==> flow/design.v <==
`timescale 1ns / 1ps
module RegisterBank(clk,writeEnabled,regAddress1,regAddress2,writeAddress,writeData,pc,dataOut1,dataOut2);
	input logic clk;
	input writeEnabled;  
	input logic [3:0] regAddress1;  
	input logic [3:0] regAddress2;  
	input logic [3:0] writeAddress;  
	input logic [31:0] writeData;  
	input logic [31:0] pc; 
	output logic [31:0] dataOut1;  
	output logic [31:0] dataOut2;  
	logic [31:0] regs [15:0];
	always_ff @(posedge clk) 
		begin
			for (int i = 0; i < 16; i++)
				if(writeEnabled && writeAddress == i) begin
					regs[i] <= writeData;  
				end
		end
	assign dataOut1 = (regAddress1 == 4'b1111) ? pc : regs[regAddress1];  
	assign dataOut2 = (regAddress2 == 4'b1111) ? pc : regs[regAddress2];  
endmodule
# [Reports on RegisterBank]
# The steps from the RTL of RegisterBank to its reports follow in flow order.
# Line numbers count from 1 in the design file above.
# Cell names lack the library's common part.
# Not given: --
[setup] top="RegisterBank" clock_port="clk" library="sky130hd" pvt_corner="tt_025C_1v80"

# [Word level]
# Counts by Yosys on the flattened word-level netlist (proc, flatten, opt, wreduce). Print and check cells are left out. Cells with the same type and inputs are merged into one.
[classes] equal=44 muxes=4 reduce_logical=18
[ops] op="32-bit case mux with 15-bit select" n=2
[ops] op="4-bit equality test with constant B" n=23
[ops] op="32-bit 2-to-1 mux" n=2
[ops] op="4-bit by 3-bit equality test with 1-bit output with constant B" n=12
[ops] op="4-bit by 2-bit equality test with 1-bit output with constant B" n=6
[ops] op="1-bit logical AND" n=15
[ops] op="4-bit by 1-bit equality test with 1-bit output with constant B" n=3
[ops] op="4-bit zero test" n=3
[word_totals] regBits=480 output_inout_bits=64

# [Logic depth]
# Yosys ltp: most cells in a row. Word level: on the elaborated netlist, between registers, memories and ports. Mapped: between sequential cells and ports; inverters and the memories' decode and read muxes count.
[logic_depth] ltp_word=3 abc_area=1 ltp_mapped=12 depth_no_buf=11

# [After synthesis]
# The flow's flattened synthesis, as Yosys stat reports it; memories are mapped. The netlist is that of the ABC_AREA named above (0 if unset); the other value can give another one.
# The area totals of this step are shown rounded.
[synth_totals] cells=3093 yosys_area_um2=25400 seqArea_um2=14400 flip_flops=480 buf_cells=168
[types] type="edfxtp_1" n=480 type_area_um2=1.44E+04
[types] type="nand2_1" n=1030 type_area_um2=3.87E+03
[types] type="nand3_1" n=686 type_area_um2=3.43E+03
[types] type="inv_1" n=375 type_area_um2=1407.6
[types] type="nor2_1" n=277 type_area_um2=1.04E+03
[types] type="buf_2" n=100 type_area_um2=500.48
[types] type="a21oi_1" n=45 type_area_um2=225.216
[types] type="clkbuf_1" n=53 type_area_um2=198.941
[types] type="buf_4" n=10 type_area_um2=75.072
[types] type="nor2_2" n=8 type_area_um2=50.048
[types] type="nor3_1" n=6 type_area_um2=30.029
[types] type="inv_2" n=6 type_area_um2=22.522
[types] type="o211ai_1" n=3 type_area_um2=22.522
[types] type="o21ai_0" n=4 type_area_um2=20.019
[types] type="o21ai_1" n=4 type_area_um2=20.019
[types] type="buf_1" n=5 type_area_um2=18.768
[types] type="nand2_2" n=1 type_area_um2=6.256

# [Worst setup path after synthesis]
# OpenSTA on the mapped netlist: ideal clock, no wires. The path of least setup slack (recovery checks aside). Input and output delay are each 20% of the period. Register names are those of the netlist, which keeps one name where synthesis merged equal registers.
[synth_timing] path_kind="in2reg" startpoint="input port writeAddress[2]" endpoint="register regs[0][0]" clock_period_ps=5000 input_delay_ps=1000 setup_time_ps=461 launch_ps=1000 arrival_time_ps=3393 path_slack_ps=1146 path_delay_ps=2854 stages=3 period_less_setup_slack_ps=3854
# "path_delay_ps" = arrival - input delay + setup time.
# "stages" counts driving pins, that of a launching flip-flop among them; a cell with two outputs on the path counts twice.
# "period_less_setup_slack_ps" = period - worst setup slack (recovery checks aside). The figure is calculated, with input and output delays left at 20% of the set period.
# The rows between start and end are the longest chain of elaborated cells between them; the timing report does not say that the signal goes this way. Where chains are equally long, one stands for them.
# A line is the first line of the expression or statement that the cell stems from. Yosys adds cells for indexed reads and writes and turns some case tables into memories.
[synth_between] cell_sequence="inv_1 -> nand3_1 -> nor3_1" elab_chain_len=2
[synth_rtl] item="from (decl)" line=7 rtl="input logic [3:0] writeAddress;"
[synth_rtl] item="4-bit zero test" line=16 rtl="if(writeEnabled && writeAddress == i) begin"
[synth_rtl] item="1-bit logical AND" line=16
[synth_rtl] item="to (assign)" line=17 rtl="regs[i] <= writeData;"
[synth_rtl] item="to (decl)" line=12 rtl="logic [31:0] regs [15:0];"

# [Timing after layout]
# From the final timing report of run 1: the path of least setup slack in the routed layout; clock arrival at registers is part of the times.
# The path's times are printed in steps of 10 ps; the period is the one set.
[layout_timing] path_kind="in2out" startpoint="input port regAddress2[3]" endpoint="output port dataOut2[26]" clock_period_ps=4870 input_delay_ps=970 out_delay_ps=970 launch_ps=970 arrival_time_ps=3850 path_slack_ps=40 stages=13
# The rows between start and end are the longest chain of elaborated cells between them; the timing report does not say that the signal goes this way. Where chains are equally long, one stands for them.
[layout_between] cell_sequence="clkdlybuf4s50_1 -> inv_1 -> nor2_4 -> buf_12 -> nand3_1 -> nand2_1 -> inv_1 -> nand2_1 -> nor2_1 -> nand2_1 -> nand2_1 -> nand2_1 -> clkdlybuf4s50_1" elab_chain_len=3
[layout_rtl] item="from (decl)" line=6 rtl="input logic [3:0] regAddress2;"
[layout_rtl] item="4-bit equality test" line=21 rtl="assign dataOut2 = (regAddress2 == 4'b1111) ? pc : regs[regAddress2];"
[layout_rtl] item="32-bit case mux with 15-bit select" line=21
[layout_rtl] item="32-bit 2-to-1 mux" line=21
[layout_rtl] item="to (decl)" line=11 rtl="output logic [31:0] dataOut2;"

FLOW RESULTS
============

Design RegisterBank on sky130hd. What follows are 4 stored runs of the flow, each under its own settings; their order means nothing. The constraints put input and output delay at 20% of the set period each and load the outputs with 0.01 pF.
"clock_period_reached_ps" = clock period - worst setup slack. The figure is calculated, with input and output delays left at 20% of the set period.
"critical_path_time_ps": the worst setup path's part of the clock period (all of it between registers, 20% less for each end at a port) less its slack. A launch clock that arrives late makes it longer, a capture clock that arrives late makes it shorter.
"fin_power_uw" is the tool's figure for a default switching activity; nothing was simulated.
"critical_path_time_ps" is given in steps of 10 ps.
The results are shown rounded.

[flow] run 1: files
==> flow/run.sh <==
#!/bin/bash
# the make line also repeats the synthesis and layout settings of config.mk as NAME=value (left out here)
make -C /OpenROAD-flow-scripts/flow DESIGN_CONFIG=/design/flow/config.mk WORK_HOME=/design/flow/orfs CLKGATE_MAP_FILE= finish
==> flow/config.mk <==
export PLATFORM = sky130hd
export DESIGN_NAME = RegisterBank
export DESIGN_NICKNAME = RegisterBank
export VERILOG_FILES = /design/flow/design.v
export SDC_FILE = /design/flow/constraint.sdc
export NUM_CORES = 4
export LEC_CHECK = 0
export ABC_AREA = 1
export CAP_MARGIN = 20
export CELL_PAD_IN_SITES_DETAIL_PLACEMENT = 2
export CORE_ASPECT_RATIO = 1.19
export CORE_MARGIN = 7
export CORE_UTILIZATION = 22
export CTS_CLUSTER_DIAMETER = 262
export CTS_CLUSTER_SIZE = 78
export GPL_ROUTABILITY_DRIVEN = 1
export HOLD_SLACK_MARGIN = 0.25
export MIN_ROUTING_LAYER = met1
export SLEW_MARGIN = 20
==> flow/constraint.sdc <==
create_clock -name core_clock -period 4.87 [get_ports {clk}]
set_input_delay 0.9740 -clock core_clock [delete_from_list [all_inputs] [get_ports {clk}]]
set_output_delay 0.9740 -clock core_clock [all_outputs]
set_load 0.01 [all_outputs]

[flow] run 1: metrics
[metrics] worst_hold_slack_ps = 1240
[metrics] fin_power_uw = 7710
[metrics] clock_period_reached_ps = 4825
[metrics] setup_ws_ps = 45
[metrics] ys_area_um2 = 25400
[metrics] final_stdcell_area_um2 = 29700
[metrics] dieArea_um2 = 125000
[metrics] fin_tns_ps = 0
[metrics] critical_path_time_ps = 2880
[metrics] timing.worst_path_kind = in2out
[metrics] utilization_frac = 0.26

[flow] run 2: files
==> flow/run.sh <==
#!/bin/bash
# the make line also repeats the synthesis and layout settings of config.mk as NAME=value (left out here)
make -C /OpenROAD-flow-scripts/flow DESIGN_CONFIG=/design/flow/config.mk WORK_HOME=/design/flow/orfs CLKGATE_MAP_FILE= finish
==> flow/config.mk <==
export PLATFORM = sky130hd
export DESIGN_NAME = RegisterBank
export DESIGN_NICKNAME = RegisterBank
export VERILOG_FILES = /design/flow/design.v
export SDC_FILE = /design/flow/constraint.sdc
export NUM_CORES = 4
export LEC_CHECK = 0
export CAP_MARGIN = 20
export CELL_PAD_IN_SITES_DETAIL_PLACEMENT = 2
export CORE_MARGIN = 2
export CORE_UTILIZATION = 42
export CTS_CLUSTER_DIAMETER = 262
export CTS_CLUSTER_SIZE = 78
export SLEW_MARGIN = 20
==> flow/constraint.sdc <==
create_clock -name core_clock -period 5.0 [get_ports {clk}]
set_input_delay 1.0000 -clock core_clock [delete_from_list [all_inputs] [get_ports {clk}]]
set_output_delay 1.0000 -clock core_clock [all_outputs]
set_load 0.01 [all_outputs]

[flow] run 2: metrics
[metrics] dieArea_um2 = 57100
[metrics] ys_area_um2 = 23200
[metrics] clock_period_reached_ps = 5028
[metrics] setup_ws_ps = -28
[metrics] fin_power_uw = 7590
[metrics] utilization_frac = 0.479
[metrics] fin_tns_ps = -28
[metrics] worst_hold_slack_ps = 1230
[metrics] critical_path_time_ps = 3030
[metrics] timing.worst_path_kind = in2out
[metrics] final_stdcell_area_um2 = 26300

[flow] run 3: files
==> flow/run.sh <==
#!/bin/bash
# the make line also repeats the synthesis and layout settings of config.mk as NAME=value (left out here)
make -C /OpenROAD-flow-scripts/flow DESIGN_CONFIG=/design/flow/config.mk WORK_HOME=/design/flow/orfs CLKGATE_MAP_FILE= finish
==> flow/config.mk <==
export PLATFORM = sky130hd
export DESIGN_NAME = RegisterBank
export DESIGN_NICKNAME = RegisterBank
export VERILOG_FILES = /design/flow/design.v
export SDC_FILE = /design/flow/constraint.sdc
export NUM_CORES = 4
export LEC_CHECK = 0
export ABC_AREA = 1
export CAP_MARGIN = 20
export CELL_PAD_IN_SITES_DETAIL_PLACEMENT = 2
export CORE_ASPECT_RATIO = 1.19
export CORE_MARGIN = 10
export CORE_UTILIZATION = 22
export CTS_CLUSTER_DIAMETER = 262
export CTS_CLUSTER_SIZE = 78
export GPL_ROUTABILITY_DRIVEN = 1
export MIN_ROUTING_LAYER = met1
export SLEW_MARGIN = 20
==> flow/constraint.sdc <==
create_clock -name core_clock -period 4.87 [get_ports {clk}]
set_input_delay 0.9740 -clock core_clock [delete_from_list [all_inputs] [get_ports {clk}]]
set_output_delay 0.9740 -clock core_clock [all_outputs]
set_load 0.01 [all_outputs]

[flow] run 3: metrics
[metrics] dieArea_um2 = 129000
[metrics] critical_path_time_ps = 2840
[metrics] timing.worst_path_kind = in2out
[metrics] ys_area_um2 = 25400
[metrics] utilization_frac = 0.26
[metrics] fin_power_uw = 7770
[metrics] fin_tns_ps = 0
[metrics] final_stdcell_area_um2 = 29700
[metrics] worst_hold_slack_ps = 1220
[metrics] setup_ws_ps = 84
[metrics] clock_period_reached_ps = 4786

[flow] run 4: files
==> flow/run.sh <==
#!/bin/bash
# the make line also repeats the synthesis and layout settings of config.mk as NAME=value (left out here)
make -C /OpenROAD-flow-scripts/flow DESIGN_CONFIG=/design/flow/config.mk WORK_HOME=/design/flow/orfs CLKGATE_MAP_FILE= finish
==> flow/config.mk <==
export PLATFORM = sky130hd
export DESIGN_NAME = RegisterBank
export DESIGN_NICKNAME = RegisterBank
export VERILOG_FILES = /design/flow/design.v
export SDC_FILE = /design/flow/constraint.sdc
export NUM_CORES = 4
export LEC_CHECK = 0
export ABC_AREA = 1
export CAP_MARGIN = 20
export CELL_PAD_IN_SITES_GLOBAL_PLACEMENT = 1
export CORE_ASPECT_RATIO = 0.5
export CORE_MARGIN = 6
export CORE_UTILIZATION = 59
export CTS_CLUSTER_SIZE = 94
export PLACE_DENSITY = 0.83
export SETUP_SLACK_MARGIN = -0.48
export SLEW_MARGIN = 20
==> flow/constraint.sdc <==
create_clock -name core_clock -period 7.97 [get_ports {clk}]
set_input_delay 1.5940 -clock core_clock [delete_from_list [all_inputs] [get_ports {clk}]]
set_output_delay 1.5940 -clock core_clock [all_outputs]
set_load 0.01 [all_outputs]

[flow] run 4: metrics
[metrics] critical_path_time_ps = 3480
[metrics] timing.worst_path_kind = in2out
[metrics] final_stdcell_area_um2 = 28800
[metrics] fin_tns_ps = 0
[metrics] setup_ws_ps = 1310
[metrics] utilization_frac = 0.682
[metrics] clock_period_reached_ps = 6665
[metrics] ys_area_um2 = 25400
[metrics] fin_power_uw = 5630
[metrics] worst_hold_slack_ps = 1890
[metrics] dieArea_um2 = 48400
